==> flow/design.v <==
module CPU_6507(
	output [12:0] addr_bus,
	output reg [7:0] d_out,
	input [7:0] d_in,
	output reg wenb,
	input clk,
	input rstb,
	input rdy
);
reg [7:0] A;
reg [7:0] X;
reg [7:0] Y;
reg carry;
reg intr_disable;
reg overflow;
reg decimal;
reg [7:0] stack_ptr;
reg negative;
reg zero;
reg [15:0] PC;
reg [15:0] full_addr;
assign addr_bus = full_addr[12:0];
reg [7:0] addr_in_buff;
reg [7:0] I;
reg is_reset;
reg [3:0] phase;
wire [7:0] instr = phase == 1 ? d_in : I;
wire isNOP = instr == 8'hEA;
wire isLoadOrStore = instr[7:6] == 2'b10 && !isNOP && !(
		instr == 8'h90 ||
		instr == 8'hB0 ||
		instr[3:0] == 4'h8 ||
		instr[3:0] == 4'hA
	);
wire isLoad = isLoadOrStore && instr[5];
wire isStore = isLoadOrStore && !instr[5];
wire isJSR = instr == 8'h20;
wire isRTS = instr == 8'h60;
wire isRTI = instr == 8'h40;
wire isTransfer = instr == 8'h98 || instr == 8'hA8 || (instr[3:0] == 4'hA && instr[7:6] == 2'b10);
wire isBranch = instr[4:0] == 5'h10;
wire isJump = instr == 8'h4C || instr == 8'h6C;
wire isStack = ~instr[7] && instr[4:0] == 5'h08;
wire pull = instr[5];
wire isSpecial = (~instr[7] && instr[4:0] == 5'h18) || instr == 8'hB8 || instr == 8'hD8 || instr == 8'hF8;
wire isArith = !isLoadOrStore && !isNOP && !isTransfer && !isBranch && !isJump && !isTransfer && !isStack && !isSpecial;
wire isBreak = instr == 8'h00;
wire isImplied = instr[3:0] == 4'hA || instr[3:0] == 4'h8;
wire isImmediate = instr[4:0] == 5'h09 || instr[3:0] == 4'h02 || (instr[7] && ~instr[4] && instr[3:0] == 0); 
wire isIndexed = instr[4];
wire indexedByY = instr[3:0] == 4'h1 || instr[3:0] == 4'h9 || instr == 8'h96 || instr == 8'hB6 || instr == 8'hBE;
wire indexedIndirect = instr[4:0] == 5'h01;
wire indirectIndexed = instr[4:0] == 5'h11;
wire zeropage = (indexedIndirect || indirectIndexed || instr[3:2] == 2'b01) && !isImplied;
wire addr16 = !isImmediate && (instr[3:0] == 4'h9 || instr[3:2] == 2'b11 || instr == 8'h20) && !isImplied;
wire isCompare = (instr[7:5] == 3'b110 && instr[1:0] == 2'b01) || instr[3:0] == 4'h4 || instr[3:0] == 4'h0 || instr[3:0] == 4'hC;
wire isBit = instr == 8'h2C || instr == 8'h24;
wire [7:0] ALU_in1 = ~instr[0] && instr[3:0] != 4'hA && ~instr[7] ? d_in : (  
		instr[7] && instr[1:0] == 2'b00 ? (instr[5] ? X : Y) : (
		instr[7] && instr[1:0] == 2'b01 ? A : (
		(instr[7] && instr[1:0] == 2'b10 && instr != 8'hCA) || isBit ? d_in : (
		instr == 8'hCA ? X : (instr == 8'h88 ? Y : A)
	))));
wire [7:0] ALU_in2 = d_in;
wire [7:0] ALU_nin2 = ~d_in;
reg [8:0] ALU_res;
wire [7:0] ALU_sub = ALU_in1 - ALU_in2;
wire [7:0] ALU_sbc = ALU_sub - !carry;
wire [3:0] ALU_opsel = {instr[0], instr[7:5]};
wire [8:0] CMP_res = {1'b0, ALU_in1} + {1'b0, ALU_nin2} + 9'd1;
always @(*) begin
	case(ALU_opsel)
		0: ALU_res <= {ALU_in1, 1'b0};
		1: ALU_res <= {ALU_in1, carry};
		2: ALU_res <= {ALU_in1[0], 1'b0, ALU_in1[7:1]};
		3: ALU_res <= {ALU_in1[0], carry, ALU_in1[7:1]};
		4: ALU_res <= {carry, ALU_in1 - 1'b1};
		5: ALU_res <= {carry, ALU_in1};
		6: ALU_res <= instr == 8'hC8 ? {carry, ALU_in1 + 1'b1} : {carry, ALU_in1 - 1'b1};
		7: ALU_res <= {carry, ALU_in1 + 1'b1};
		8: ALU_res <= {carry, ALU_in1 | ALU_in2};
		9: ALU_res <= {carry, ALU_in1 & ALU_in2};
		10: ALU_res <= {carry, ALU_in1 ^ ALU_in2};
		11: ALU_res <= ALU_in1 + ALU_in2 + carry;
		12: ALU_res <= {carry, ALU_in1};
		13: ALU_res <= {carry, ALU_in1};
		14: ALU_res <= ALU_in1 + ALU_nin2 + 1'b1;
		15: ALU_res <= ALU_in1 + ALU_nin2 + carry;
	endcase
end
wire toA = !isLoadOrStore && !isCompare && (
		instr[3:0] == 4'h1 ||
		instr[3:0] == 4'h5 ||
		instr[3:0] == 4'h9 ||
		(instr[3:0] == 4'hA && ~instr[7]) ||
		instr[3:0] == 4'hD
	);
wire toY = instr == 8'hC8 || instr == 8'h88;
wire toX = instr == 8'hE8 || instr == 8'hCA;
wire toMem = (instr[3:0] == 4'hE || instr[3:0] == 4'h6) && !isLoadOrStore;
wire loadstoreTargetA = instr[1:0] == 2'b01;
wire loadstoreTargetX = instr[1:0] == 2'b10;
wire loadstoreTargetY = instr[1:0] == 2'b00;
wire [7:0] status_word = {negative, overflow, 1'b0, 1'b0, decimal, intr_disable, zero, carry};
reg should_branch;
always @(*) begin
	case(instr[7:5])
		0: should_branch <= negative == 1'b0;
		1: should_branch <= negative == 1'b1;
		2: should_branch <= overflow == 1'b0;
		3: should_branch <= overflow == 1'b1;
		4: should_branch <= carry == 1'b0;
		5: should_branch <= carry == 1'b1;
		6: should_branch <= zero == 1'b0;
		7: should_branch <= zero == 1'b1;
	endcase
end
wire [2:0] transfer_idx = {instr[1], instr[5:4]};
reg [7:0] transfer_source;
always @(*) begin
	case(transfer_idx)
		1: transfer_source <= Y;
		2: transfer_source <= A;
		4: transfer_source <= X;
		5: transfer_source <= X;
		6: transfer_source <= A;
		7: transfer_source <= stack_ptr;
		default: transfer_source <= A;
	endcase
end
always @(posedge clk) begin
	if(!rstb) begin
		d_out <= 8'h00;
		full_addr <= 16'h0000;
		phase <= 2;
		is_reset <= 1'b1;
		I <= 8'h00;  
		wenb <= 1'b1;
		carry <= 1'b0;
		addr_in_buff <= 8'h00;
		intr_disable <= 1'b1;
		overflow <= 1'b0;
		decimal <= 1'b0;
		stack_ptr <= 8'h00;
		negative <= 1'b0;
		A <= 8'h00;
		X <= 8'h00;
		Y <= 8'h00;
		zero <= 1'b1;
	end else if(rdy) begin
		phase <= phase + 1;
		if(phase == 0) begin
			wenb <= 1'b1;
			full_addr <= PC;
			PC <= PC + 1;
		end else if(phase == 1) begin
			I <= d_in;
			if(isNOP) begin
				phase <= 0;
			end else if(isStack) begin
				if(pull) begin
					full_addr <= {8'h01, stack_ptr + 1'b1};
					stack_ptr <= stack_ptr + 1'b1;
					wenb <= 1'b1;
					phase <= 4;
				end else begin
					full_addr <= {8'h01, stack_ptr};
					stack_ptr <= stack_ptr - 1'b1;
					wenb <= 1'b0;
					d_out <= instr[6] ? A : status_word;
					phase <= 0;
				end
			end else if(isSpecial) begin
				case(instr[7:5])
					0: carry <= 1'b0;
					1: carry <= 1'b1;
					2: intr_disable <= 1'b0;
					3: intr_disable <= 1'b1;
					5: overflow <= 1'b0;
					6: decimal <= 1'b0;
					7: decimal <= 1'b1;
				endcase
				phase <= 0;
			end else if(isRTS || isRTI) begin
				phase <= isRTS ? 14 : 13;
				full_addr <= {8'h01, stack_ptr + 1'b1};
				stack_ptr <= stack_ptr + 1;
				wenb <= 1'b1;
			end else if(isTransfer) begin
				case(transfer_idx)
					1: A <= transfer_source;
					2: Y <= transfer_source;
					4: A <= transfer_source;
					5: stack_ptr <= transfer_source;
					6: X <= transfer_source;
					7: X <= transfer_source;
				endcase
				if(transfer_idx != 5) begin
					negative <= transfer_source[7];
					zero <= transfer_source == 8'h00;
				end
				phase <= 0;
			end else begin
				if(isImmediate || isBranch) begin
					full_addr <= PC;
					PC <= PC + 1;
					phase <= 4;
				end
				if(zeropage || addr16 || isJump || isJSR) begin
					full_addr <= PC;
					PC <= PC + 1;
				end
			end
		end else if(phase == 2) begin
			if(isBreak) begin
				full_addr <= 16'hFFFC | (~is_reset << 1);
			end else begin
				if(zeropage) begin
					if(indexedIndirect) begin
						full_addr <= {8'h00, d_in + X};
						phase <= 8;
					end else if(indirectIndexed) begin
						full_addr <= {8'h00, d_in};
						phase <= 8;
					end else if(isIndexed) begin
						full_addr <= {8'h00, d_in + (indexedByY ? Y : X)};
						phase <= 4;
					end else begin
						full_addr <= {8'h00, d_in};
						phase <= 4;
					end
				end
				if(addr16 || isJump || isJSR) begin
					addr_in_buff <= d_in;
					full_addr <= PC;
					PC <= PC + 1;
					if(isJSR) begin
						phase <= 10;
					end
				end
			end
		end else if(phase == 3) begin
			if(isBreak) begin
				addr_in_buff <= d_in;
				full_addr <= full_addr | 1;
			end else if(addr16 || isJump) begin
				if(instr == 8'h6C) begin
					full_addr <= {d_in, addr_in_buff};
					phase <= 8;
				end else if(isIndexed) begin
					full_addr <= {d_in, addr_in_buff} + (indexedByY ? Y : X);
				end else begin
					full_addr <= {d_in, addr_in_buff};
				end
			end
		end else if(phase == 4) begin
			phase <= 0;
			if(isBreak) begin
				if(is_reset) begin
					PC <= {d_in, addr_in_buff};
				end else begin
					phase <= 10;
				end
				is_reset <= 1'b0;
			end else if(isStack) begin
				if(instr[6]) begin
					A <= d_in;
					negative <= d_in[7];
					zero <= d_in == 8'h00;
				end else begin
					negative <= d_in[7];
					overflow <= d_in[6];
					decimal <= d_in[3];
					intr_disable <= d_in[2];
					zero <= d_in[1];
					carry <= d_in[0];
				end
			end else if(isJump) begin
				PC <= full_addr;
			end else if(isBranch) begin
				if(should_branch) begin
					PC <= PC + {d_in[7], d_in[7], d_in[7], d_in[7], d_in[7], d_in[7], d_in[7], d_in[7], d_in};
				end
			end else if(isBit) begin
				negative <= ALU_in1[7];
				overflow <= ALU_in1[6];
				zero <= (A & d_in) == 8'h00;
			end else if(isLoadOrStore) begin
				if(isLoad) begin
					if(loadstoreTargetA) begin
						A <= d_in;
					end else if(loadstoreTargetX) begin
						X <= d_in;
					end else if(loadstoreTargetY) begin
						Y <= d_in;
					end
					negative <= d_in[7];
					zero <= d_in == 8'h00;
				end else if(isStore) begin
					if(loadstoreTargetA) begin
						d_out <= A;
					end else if(loadstoreTargetX) begin
						d_out <= X;
					end else if(loadstoreTargetY) begin
						d_out <= Y;
					end
					wenb <= 1'b0;
				end
			end else if(toMem) begin
				d_out <= ALU_res[7:0];
				wenb <= 1'b0;
				negative <= ALU_res[7];
				zero <= ALU_res[7:0] == 0;
				if(~instr[7]) begin
					carry <= ALU_res[8];
				end
			end else if(toA) begin
				A <= ALU_res[7:0];
				carry <= ALU_res[8];
				zero <= ALU_res[7:0] == 0;
				negative <= ALU_res[7];
				if(ALU_opsel == 4'd11 || ALU_opsel == 4'd15) begin
					overflow <= (ALU_in1[7] == (ALU_opsel == 4'd11 ? ALU_in2[7] : ALU_nin2[7])) && (ALU_res[7] != ALU_in1[7]);
				end
			end else if(toX) begin
				X <= ALU_res[7:0];
				zero <= ALU_res[7:0] == 0;
				negative <= ALU_res[7];
			end else if(toY) begin
				Y <= ALU_res[7:0];
				zero <= ALU_res[7:0] == 0;
				negative <= ALU_res[7];
			end else if(isCompare) begin
				carry <= CMP_res[8];
				zero <= CMP_res[7:0] == 0;
				negative <= CMP_res[7];
			end
		end else if(phase == 8) begin
			addr_in_buff <= d_in;
			full_addr <= {full_addr[15:8], full_addr[7:0] + 1'b1};
			wenb <= 1'b1;
		end else if(phase == 9) begin
			if(indirectIndexed) begin
				full_addr <= {d_in, addr_in_buff} + Y;
			end else begin
				full_addr <= {d_in, addr_in_buff};
			end
			phase <= 4;
		end else if(phase == 10) begin
			full_addr <= {8'h01, stack_ptr};
			d_out <= PC[15:8];
			PC[15:8] <= d_in;
			wenb <= 1'b0;
			stack_ptr <= stack_ptr - 1;
		end else if(phase == 11) begin
			full_addr <= {8'h01, stack_ptr};
			d_out <= PC[7:0];
			PC[7:0] <= addr_in_buff;
			wenb <= 1'b0;
			stack_ptr <= stack_ptr - 1;
			if(!isBreak) begin
				phase <= 0;
			end
		end else if(phase == 12) begin
			full_addr <= {8'h01, stack_ptr};
			d_out <= status_word;
			wenb <= 1'b0;
			stack_ptr <= stack_ptr - 1;
			phase <= 0;
			intr_disable <= 1'b1;
		end else if(phase == 13) begin
			negative <= d_in[7];
			overflow <= d_in[6];
			decimal <= d_in[3];
			intr_disable <= d_in[2];
			zero <= d_in[1];
			carry <= d_in[0];
			full_addr <= {8'h01, stack_ptr + 1'b1};
			stack_ptr <= stack_ptr + 1;
			wenb <= 1'b1;
		end else if(phase == 14) begin
			PC[7:0] <= d_in;
			full_addr <= {8'h01, stack_ptr + 1'b1};
			stack_ptr <= stack_ptr + 1;
			wenb <= 1'b1;
		end else if(phase == 15) begin
			PC[15:8] <= d_in;
			full_addr <= {8'h01, stack_ptr + 1'b1};
			wenb <= 1'b1;
			phase <= 0;
		end else begin
			phase <= 0;
		end
	end
end
endmodule
Hand-over note for CPU_6507

Step by step through the tools: CPU_6507
Tool output for the design above before and after an edit, in the order of the flow. Lines under "unedited" count in the file above, lines under "edited" in the edited file. "difference": "edited" minus "unedited" as printed here. Operators: Yosys type, input widths -> output width; for muxes data width and select width s. Not given: -

Top module: CPU_6507. Clock: clk. Cell library: sky130hd. Library corner: tt_025C_1v80.

Diff
The edit as a unified diff against the file above. This change comes from a script, not from a designer. The edited design behaves differently; no optimisation was intended.

```diff
@@ -68,5 +68,6 @@
 wire [7:0] ALU_sbc = ALU_sub - !carry;
 wire [3:0] ALU_opsel = {instr[0], instr[7:5]};
-wire [8:0] CMP_res = {1'b0, ALU_in1} + {1'b0, ALU_nin2} + 9'd1;
+reg [8:0] CMP_res;
+always @(posedge clk) CMP_res <= {1'b0, ALU_in1} + {1'b0, ALU_nin2} + 9'd1;
 always @(*) begin
 	case(ALU_opsel)
```

Elaborated design
Yosys after proc, flatten, opt, wreduce and memory -nomap, before mapping. Memory bits, and registers merged into a memory's read port (data or address), are not among the register bits. Print and check cells are not counted.

Word-level totals: flip-flop bits (word level) (unedited 100, edited 109, difference +9); input port bits (unedited 11, edited 11, difference 0); output and inout port bits (unedited 22, edited 22, difference 0); word-level cells (unedited 808, edited 809, difference +1).

Cells by class: add/subtract/negate cells (unedited 21, edited 21, difference 0); equal/unequal tests (unedited 211, edited 211, difference 0); multiplexer cells (unedited 419, edited 419, difference 0); bitwise gates (word level) (unedited 17, edited 17, difference 0); reductions and logical operators (unedited 119, edited 119, difference 0).

Operators by type and width: $mux 8 (unedited 186, edited 186, difference 0); $mux 1 (unedited 167, edited 167, difference 0); $logic_or 1x1->1 (unedited 40, edited 40, difference 0); $mux 4 (unedited 30, edited 30, difference 0); $mux 16 (unedited 28, edited 28, difference 0); $logic_and 1x1->1 (unedited 24, edited 24, difference 0); $eq 4x4->1 const B (unedited 22, edited 22, difference 0); $ne 3x3->1 const B (unedited 21, edited 21, difference 0); $ne 2x2->1 const B (unedited 16, edited 16, difference 0); $ne 5x5->1 const B (unedited 16, edited 16, difference 0); $eq 8x8->1 const B (unedited 15, edited 15, difference 0); $ne 4x4->1 const B (unedited 14, edited 14, difference 0); $ne 6x6->1 const B (unedited 13, edited 13, difference 0); $not 1->1 (unedited 12, edited 12, difference 0); $eq 3x3->1 const B (unedited 8, edited 8, difference 0); $eq 4x3->1 const B (unedited 8, edited 8, difference 0); $ne 2x1->1 const B (unedited 8, edited 8, difference 0); $ne 3x1->1 const B (unedited 8, edited 8, difference 0); $logic_not 1->1 (unedited 7, edited 7, difference 0); $logic_not 8->1 (unedited 6, edited 6, difference 0); $ne 3x2->1 const B (unedited 6, edited 6, difference 0); $eq 4x2->1 const B (unedited 5, edited 5, difference 0); $add 8x1->8 const B (unedited 4, edited 4, difference 0); $eq 8x7->1 const B (unedited 4, edited 4, difference 0); $ne 4x3->1 const B (unedited 4, edited 4, difference 0); $ne 5x4->1 const B (unedited 4, edited 4, difference 0); $ne 7x7->1 const B (unedited 4, edited 4, difference 0); $reduce_bool 3->1 (unedited 4, edited 4, difference 0).

Not every row of either side is listed.

Depth
Longest topological path by Yosys (ltp), each cell counted once; first at word level (registers and memories cut), then after technology mapping (sequential cells cut; the memories' decode and read muxes count).

Logic depth: depth in word-level cells (unedited 28, edited 28, difference 0); ABC_AREA (unedited 0, edited 0); depth in mapped cells (unedited 25, edited 27, difference +2); depth with buffers taken out (unedited 22, edited 25, difference +3).

Netlist
Source: synth_stat.txt of the flow (Yosys; design flattened, memories mapped). It holds for the ABC_AREA given above (unset counts as 0); a run with the other value may have another netlist.

Cell types: sky130_fd_sc_hd__o21ai_0 (unedited 133, edited 190, difference +57); sky130_fd_sc_hd__nand2_1 (unedited 217, edited 242, difference +25); sky130_fd_sc_hd__mux2i_1 (unedited 44, edited 23, difference -21); sky130_fd_sc_hd__inv_1 (unedited 63, edited 82, difference +19); sky130_fd_sc_hd__o221ai_1 (unedited 33, edited 17, difference -16); sky130_fd_sc_hd__a221oi_1 (unedited 29, edited 17, difference -12); sky130_fd_sc_hd__o31ai_1 (unedited 29, edited 17, difference -12); sky130_fd_sc_hd__a21oi_1 (unedited 172, edited 161, difference -11); sky130_fd_sc_hd__dfxtp_1 (unedited 84, edited 93, difference +9); sky130_fd_sc_hd__a22oi_1 (unedited 15, edited 24, difference +9); sky130_fd_sc_hd__o311a_1 (unedited 10, edited 1, difference -9); sky130_fd_sc_hd__clkbuf_1 (unedited 121, edited 113, difference -8); sky130_fd_sc_hd__a222oi_1 (unedited 3, edited 11, difference +8); sky130_fd_sc_hd__a311o_1 (unedited 2, edited 10, difference +8); sky130_fd_sc_hd__nor3_1 (unedited 66, edited 59, difference -7); sky130_fd_sc_hd__xor2_1 (unedited 37, edited 30, difference -7); sky130_fd_sc_hd__nor4b_1 (unedited 8, edited 1, difference -7); sky130_fd_sc_hd__o211ai_1 (unedited 36, edited 42, difference +6).

Not every row of either side is listed.

Synthesis totals: standard cells after synthesis (unedited 2084, edited 2095, difference +11); cell area after synthesis (sq mm) (unedited 0.0146828, edited 0.014569, difference -0.0001138); sequential part of the area (sq mm) (unedited 0.0021621, edited 0.0023422, difference +0.0001801); flip-flop cells (unedited 100, edited 109, difference +9); buffers (unedited 167, edited 154, difference -13).

Worst setup path after synthesis
Path of least setup slack by OpenSTA after synthesis, without wires, with an ideal clock, recovery checks aside; 20% of the period is set as input and as output delay. Where synthesis merged equal registers, the netlist keeps one of their names.

Timing path post-synthesis: path kind (unedited in2reg, edited in2reg); start point (unedited in d_in[2], edited in d_in[4]); end point (unedited reg Y[7], edited reg A[5]); clock period (ps) (unedited 9000, edited 9000, difference 0); external input delay (ps) (unedited 1800, edited 1800, difference 0); library setup time (ps) (unedited 122, edited 116, difference -6); launch time at the first pin (ps) (unedited 1800, edited 1800, difference 0); arrival (ps) (unedited 6634, edited 6502, difference -132); required time (ps) (unedited 8878, edited 8884, difference +6); path slack (ps) (unedited 2244, edited 2382, difference +138); path delay (ps) (unedited 4956, edited 4818, difference -138); driving pins on the path (unedited 23, edited 21, difference -2); path buffers (unedited 5, edited 3, difference -2); synthesis period reached (ps) (unedited 6756, edited 6618, difference -138).

"path delay" = arrival - input delay + setup time. "driving pins on the path": output pins that drive a net of the path, with the launching flip-flop's if there is one; two outputs of one cell count as two. "synthesis period reached" is the clock period less the worst setup slack; recovery checks do not enter. This is arithmetic on one report: input and output delays are still those of the set period (20% each). The rows between start and end are the longest chain of elaborated cells between them; the timing report does not say that the signal goes this way. Where chains are equally long, one stands for them. A line is the first line of the expression or statement that the cell stems from. Yosys adds cells for indexed reads and writes and turns some case tables into memories. A register here has more assigning lines than the two given.

Between the ends, post-synthesis, unedited:
Cells stage by stage: sky130_fd_sc_hd__buf_2 -> sky130_fd_sc_hd__or4b_4 -> sky130_fd_sc_hd__buf_6 -> sky130_fd_sc_hd__or4_4 -> sky130_fd_sc_hd__buf_6 -> sky130_fd_sc_hd__a21bo_1 -> sky130_fd_sc_hd__nand3_1 -> sky130_fd_sc_hd__a31oi_2 -> sky130_fd_sc_hd__nor2_1 -> sky130_fd_sc_hd__ha_1 -> sky130_fd_sc_hd__clkbuf_1 -> sky130_fd_sc_hd__a21o_1 -> sky130_fd_sc_hd__a21oi_1 -> sky130_fd_sc_hd__o21ai_0 -> sky130_fd_sc_hd__xnor2_1 -> sky130_fd_sc_hd__a41o_1 -> sky130_fd_sc_hd__a21oi_1 -> sky130_fd_sc_hd__o32a_1 -> sky130_fd_sc_hd__a211oi_1 -> sky130_fd_sc_hd__and2_1 -> sky130_fd_sc_hd__buf_6 -> sky130_fd_sc_hd__a211oi_1 -> sky130_fd_sc_hd__o311a_1. The entry for length of the longest elaborated chain reads 25. Elaborated cells between the ends (all ways): 133. Classes of those cells: add/sub (7); eq/ne (50); mux (29); logic (4); reduce/logical (43).

Ends and longest elaborated chain, post-synthesis, unedited: start, declared (line 4) `input [7:0] d_in,`; $mux 8 (line 27) `wire [7:0] instr = phase == 1 ? d_in : I;`; $eq 8x8->1 (line 62) `instr == 8'hCA ? X : (instr == 8'h88 ? Y : A)`; $mux 8 (2 in a row) (line 62); $mux 8 (line 61) `(instr[7] && instr[1:0] == 2'b10 && instr != 8'hCA) || isBit ? d_in : (`; $mux 8 (line 60) `instr[7] && instr[1:0] == 2'b01 ? A : (`; $mux 8 (line 59) `instr[7] && instr[1:0] == 2'b00 ? (instr[5] ? X : Y) : (`; $mux 8 (line 58) `wire [7:0] ALU_in1 = ~instr[0] && instr[3:0] != 4'hA && ~instr[7] ? d_in : (`; (+10 left out); $mux 8 (line 278) `end else if(isJump) begin`; $mux 8 (line 265) `end else if(isStack) begin`; $mux 8 (line 258) `if(isBreak) begin`; $mux 8 (line 256) `end else if(phase == 4) begin`; $mux 8 (line 242) `end else if(phase == 3) begin`; $mux 8 (line 214) `end else if(phase == 2) begin`; $mux 8 (line 156) `end else if(phase == 1) begin`; end, assigned (line 192) `2: Y <= transfer_source;`; end, assigned (line 295) `Y <= d_in;`; end, declared (line 12) `reg [7:0] Y;`.

Between the ends, post-synthesis, edited:
Cells stage by stage: sky130_fd_sc_hd__buf_2 -> sky130_fd_sc_hd__or2_1 -> sky130_fd_sc_hd__or4_4 -> sky130_fd_sc_hd__nand3_2 -> sky130_fd_sc_hd__nand2_4 -> sky130_fd_sc_hd__a2111oi_2 -> sky130_fd_sc_hd__nor2_1 -> sky130_fd_sc_hd__buf_2 -> sky130_fd_sc_hd__ha_1 -> sky130_fd_sc_hd__clkbuf_1 -> sky130_fd_sc_hd__nand3_1 -> sky130_fd_sc_hd__and3_1 -> sky130_fd_sc_hd__nor4_1 -> sky130_fd_sc_hd__xnor3_1 -> sky130_fd_sc_hd__a221oi_1 -> sky130_fd_sc_hd__o31ai_1 -> sky130_fd_sc_hd__a211o_1 -> sky130_fd_sc_hd__o211a_1 -> sky130_fd_sc_hd__nand2_1 -> sky130_fd_sc_hd__o211ai_1 -> sky130_fd_sc_hd__a31o_1. The entry for length of the longest elaborated chain reads 23. Elaborated cells between the ends (all ways): 108. Classes of those cells: add/sub (7); eq/ne (39); mux (29); logic (4); reduce/logical (29).

Ends and longest elaborated chain, post-synthesis, edited: start, declared (line 4) `input [7:0] d_in,`; $mux 8 (line 27) `wire [7:0] instr = phase == 1 ? d_in : I;`; $eq 8x8->1 (line 62) `instr == 8'hCA ? X : (instr == 8'h88 ? Y : A)`; $mux 8 (2 in a row) (line 62); $mux 8 (line 61) `(instr[7] && instr[1:0] == 2'b10 && instr != 8'hCA) || isBit ? d_in : (`; $mux 8 (line 60) `instr[7] && instr[1:0] == 2'b01 ? A : (`; $mux 8 (line 59) `instr[7] && instr[1:0] == 2'b00 ? (instr[5] ? X : Y) : (`; $mux 8 (line 58) `wire [7:0] ALU_in1 = ~instr[0] && instr[3:0] != 4'hA && ~instr[7] ? d_in : (`; (+8 left out); $mux 8 (line 279) `end else if(isJump) begin`; $mux 8 (line 266) `end else if(isStack) begin`; $mux 8 (line 259) `if(isBreak) begin`; $mux 8 (line 257) `end else if(phase == 4) begin`; $mux 8 (line 243) `end else if(phase == 3) begin`; $mux 8 (line 215) `end else if(phase == 2) begin`; $mux 8 (line 157) `end else if(phase == 1) begin`; end, assigned (line 192) `1: A <= transfer_source;`; end, assigned (line 194) `4: A <= transfer_source;`; end, declared (line 10) `reg [7:0] A;`.

Timing after layout
From the final timing report of each run of pair A: the path of least setup slack in the routed layout; clock arrival at registers is part of the times. The path's times are printed in steps of 10 ps; the period is the one set.

Timing path post-layout: path kind (unedited in2reg, edited in2reg); start point (unedited in d_in[2], edited in d_in[6]); end point (unedited reg Y[7], edited reg full_addr[14]); clock period (ps) (unedited 9000, edited 9000, difference 0); external input delay (ps) (unedited 1800, edited 1800, difference 0); library setup time (ps) (unedited 100, edited 60, difference -40); launch time at the first pin (ps) (unedited 1800, edited 1800, difference 0); arrival (ps) (unedited 8290, edited 8210, difference -80); required time (ps) (unedited 9290, edited 9330, difference +40); path slack (ps) (unedited 1000, edited 1120, difference +120); driving pins on the path (unedited 19, edited 23, difference +4); path buffers (unedited 2, edited 2, difference 0).

The rows between start and end are the longest chain of elaborated cells between them; the timing report does not say that the signal goes this way. Where chains are equally long, one stands for them. A register here has more assigning lines than the two given.

Between the ends, post-layout, unedited:
Cells stage by stage: sky130_fd_sc_hd__clkdlybuf4s50_1 -> sky130_fd_sc_hd__buf_4 -> sky130_fd_sc_hd__nor2b_1 -> sky130_fd_sc_hd__nand4_1 -> sky130_fd_sc_hd__a32oi_1 -> sky130_fd_sc_hd__a21oi_1 -> sky130_fd_sc_hd__o31ai_2 -> sky130_fd_sc_hd__ha_1 -> sky130_fd_sc_hd__o21bai_1 -> sky130_fd_sc_hd__a21oi_1 -> sky130_fd_sc_hd__o31ai_1 -> sky130_fd_sc_hd__a221o_1 -> sky130_fd_sc_hd__xor2_1 -> sky130_fd_sc_hd__nor2_1 -> sky130_fd_sc_hd__o32a_1 -> sky130_fd_sc_hd__a211oi_1 -> sky130_fd_sc_hd__and2_1 -> sky130_fd_sc_hd__a211oi_1 -> sky130_fd_sc_hd__o311a_1. The entry for length of the longest elaborated chain reads 25. Elaborated cells between the ends (all ways): 133. Classes of those cells: add/sub (7); eq/ne (50); mux (29); logic (4); reduce/logical (43).

Ends and longest elaborated chain, post-layout, unedited: start, declared (line 4) `input [7:0] d_in,`; $mux 8 (line 27) `wire [7:0] instr = phase == 1 ? d_in : I;`; $eq 8x8->1 (line 62) `instr == 8'hCA ? X : (instr == 8'h88 ? Y : A)`; $mux 8 (2 in a row) (line 62); $mux 8 (line 61) `(instr[7] && instr[1:0] == 2'b10 && instr != 8'hCA) || isBit ? d_in : (`; $mux 8 (line 60) `instr[7] && instr[1:0] == 2'b01 ? A : (`; $mux 8 (line 59) `instr[7] && instr[1:0] == 2'b00 ? (instr[5] ? X : Y) : (`; $mux 8 (line 58) `wire [7:0] ALU_in1 = ~instr[0] && instr[3:0] != 4'hA && ~instr[7] ? d_in : (`; (+10 left out); $mux 8 (line 278) `end else if(isJump) begin`; $mux 8 (line 265) `end else if(isStack) begin`; $mux 8 (line 258) `if(isBreak) begin`; $mux 8 (line 256) `end else if(phase == 4) begin`; $mux 8 (line 242) `end else if(phase == 3) begin`; $mux 8 (line 214) `end else if(phase == 2) begin`; $mux 8 (line 156) `end else if(phase == 1) begin`; end, assigned (line 192) `2: Y <= transfer_source;`; end, assigned (line 295) `Y <= d_in;`; end, declared (line 12) `reg [7:0] Y;`.

Between the ends, post-layout, edited:
Cells stage by stage: sky130_fd_sc_hd__clkdlybuf4s50_1 -> sky130_fd_sc_hd__buf_4 -> sky130_fd_sc_hd__nor2_1 -> sky130_fd_sc_hd__nand2_1 -> sky130_fd_sc_hd__o21ai_0 -> sky130_fd_sc_hd__o211ai_1 -> sky130_fd_sc_hd__o21ai_2 -> sky130_fd_sc_hd__mux2_2 -> sky130_fd_sc_hd__ha_1 -> sky130_fd_sc_hd__inv_1 -> sky130_fd_sc_hd__fa_1 -> sky130_fd_sc_hd__nor2b_1 -> sky130_fd_sc_hd__o21ai_0 -> sky130_fd_sc_hd__a21boi_0 -> sky130_fd_sc_hd__o21ai_0 -> sky130_fd_sc_hd__a21boi_0 -> sky130_fd_sc_hd__o21ai_0 -> sky130_fd_sc_hd__a21oi_1 -> sky130_fd_sc_hd__inv_1 -> sky130_fd_sc_hd__a2111oi_0 -> sky130_fd_sc_hd__a221o_1 -> sky130_fd_sc_hd__nand3_1 -> sky130_fd_sc_hd__a21oi_1. The entry for length of the longest elaborated chain reads 16. Elaborated cells between the ends (all ways): 67. Classes of those cells: add/sub (2); eq/ne (22); mux (22); reduce/logical (21).

Ends and longest elaborated chain, post-layout, edited: start, declared (line 4) `input [7:0] d_in,`; $mux 8 (line 27) `wire [7:0] instr = phase == 1 ? d_in : I;`; $eq 8x6->1 (line 55) `wire addr16 = !isImmediate && (instr[3:0] == 4'h9 || instr[3:2] == 2'b11 || instr == 8'h20) && !isImplied;`; $logic_or 1x1->1 (line 55); $logic_and 1x1->1 (2 in a row) (line 55); $logic_or 1x1->1 (3 in a row) (line 210) `if(zeropage || addr16 || isJump || isJSR) begin`; $mux 16 (line 210); $mux 16 (line 190) `end else if(isTransfer) begin`; $mux 16 (line 185) `end else if(isRTS || isRTI) begin`; $mux 16 (line 174) `end else if(isSpecial) begin`; $mux 16 (line 161) `end else if(isStack) begin`; $mux 16 (line 159) `if(isNOP) begin`; $mux 16 (line 157) `end else if(phase == 1) begin`; $mux 16 (line 153) `if(phase == 0) begin`; end, assigned (line 163) `full_addr <= {8'h01, stack_ptr + 1'b1};`; end, assigned (line 168) `full_addr <= {8'h01, stack_ptr};`; end, declared (line 21) `reg [15:0] full_addr;`.

Layout results
Runs of the flow (Yosys, OpenROAD) on both versions; the two runs of a pair have the same settings. The constraints put input and output delay at 20% of the set period each and load the outputs with 0.01 pF.

Flow settings, pair A:
CORE_UTILIZATION: 40. The figure for period_ns is 9.0. For CAP_MARGIN the number is 20. Under CORE_MARGIN stands 2. The figure for SLEW_MARGIN is 20.

Results, pair A: mapped cell area after synthesis (sq mm) (unedited 0.0146828, edited 0.014569, difference -0.0001138); die area (sq mm) (unedited 0.0382554, edited 0.0379646, difference -0.0002908); standard-cell area after layout (sq mm) (unedited 0.0156325, edited 0.0156125, difference -0.0000200); utilization after routing (%) (unedited 43.0, edited 43.7, difference +0.7); worst slack on setup checks (ps) (unedited 1002, edited 1116, difference +114); sum of negative setup slack (ps) (unedited 0, edited 0, difference 0); lowest hold slack (ps) (unedited 477, edited 503, difference +26); total power of the final layout (mW) (unedited 2.870, edited 4.302, difference +1.432); period reached (ps) (unedited 7998, edited 7884, difference -114).

Flow settings, pair B:
Under ABC_AREA stands 0. CELL_PAD_IN_SITES_GLOBAL_PLACEMENT: 3. CORE_UTILIZATION: 23. The entry for CTS_CLUSTER_SIZE reads 29. MAX_ROUTING_LAYER: met4. PLACE_DENSITY_LB_ADDON: 0.13. Under SETUP_SLACK_MARGIN stands 0.99. The figure for SLEW_MARGIN is 25. For TNS_END_PERCENT the number is 65. The figure for period_ns is 7.79. For CAP_MARGIN the number is 20. Under CORE_MARGIN stands 2.

Results, pair B: mapped cell area after synthesis (sq mm) (unedited 0.0146828, edited 0.014569, difference -0.0001138); die area (sq mm) (unedited 0.0658744, edited 0.0653723, difference -0.0005021); standard-cell area after layout (sq mm) (unedited 0.0166547, edited 0.0167023, difference +0.0000476); utilization after routing (%) (unedited 26.4, edited 26.6, difference +0.2); worst slack on setup checks (ps) (unedited 1202, edited 1146, difference -56); sum of negative setup slack (ps) (unedited 0, edited 0, difference 0); lowest hold slack (ps) (unedited 489, edited 506, difference +17); total power of the final layout (mW) (unedited 3.547, edited 5.372, difference +1.825); period reached (ps) (unedited 6588, edited 6644, difference +56).

"period reached" = clock period - worst setup slack. The figure is calculated, with input and output delays left at 20% of the set period. By "total power of the final layout" is meant OpenSTA's value without simulated activity: inputs other than the clock are taken to toggle once in ten clock periods, and the tool carries that through the logic.

End of note.
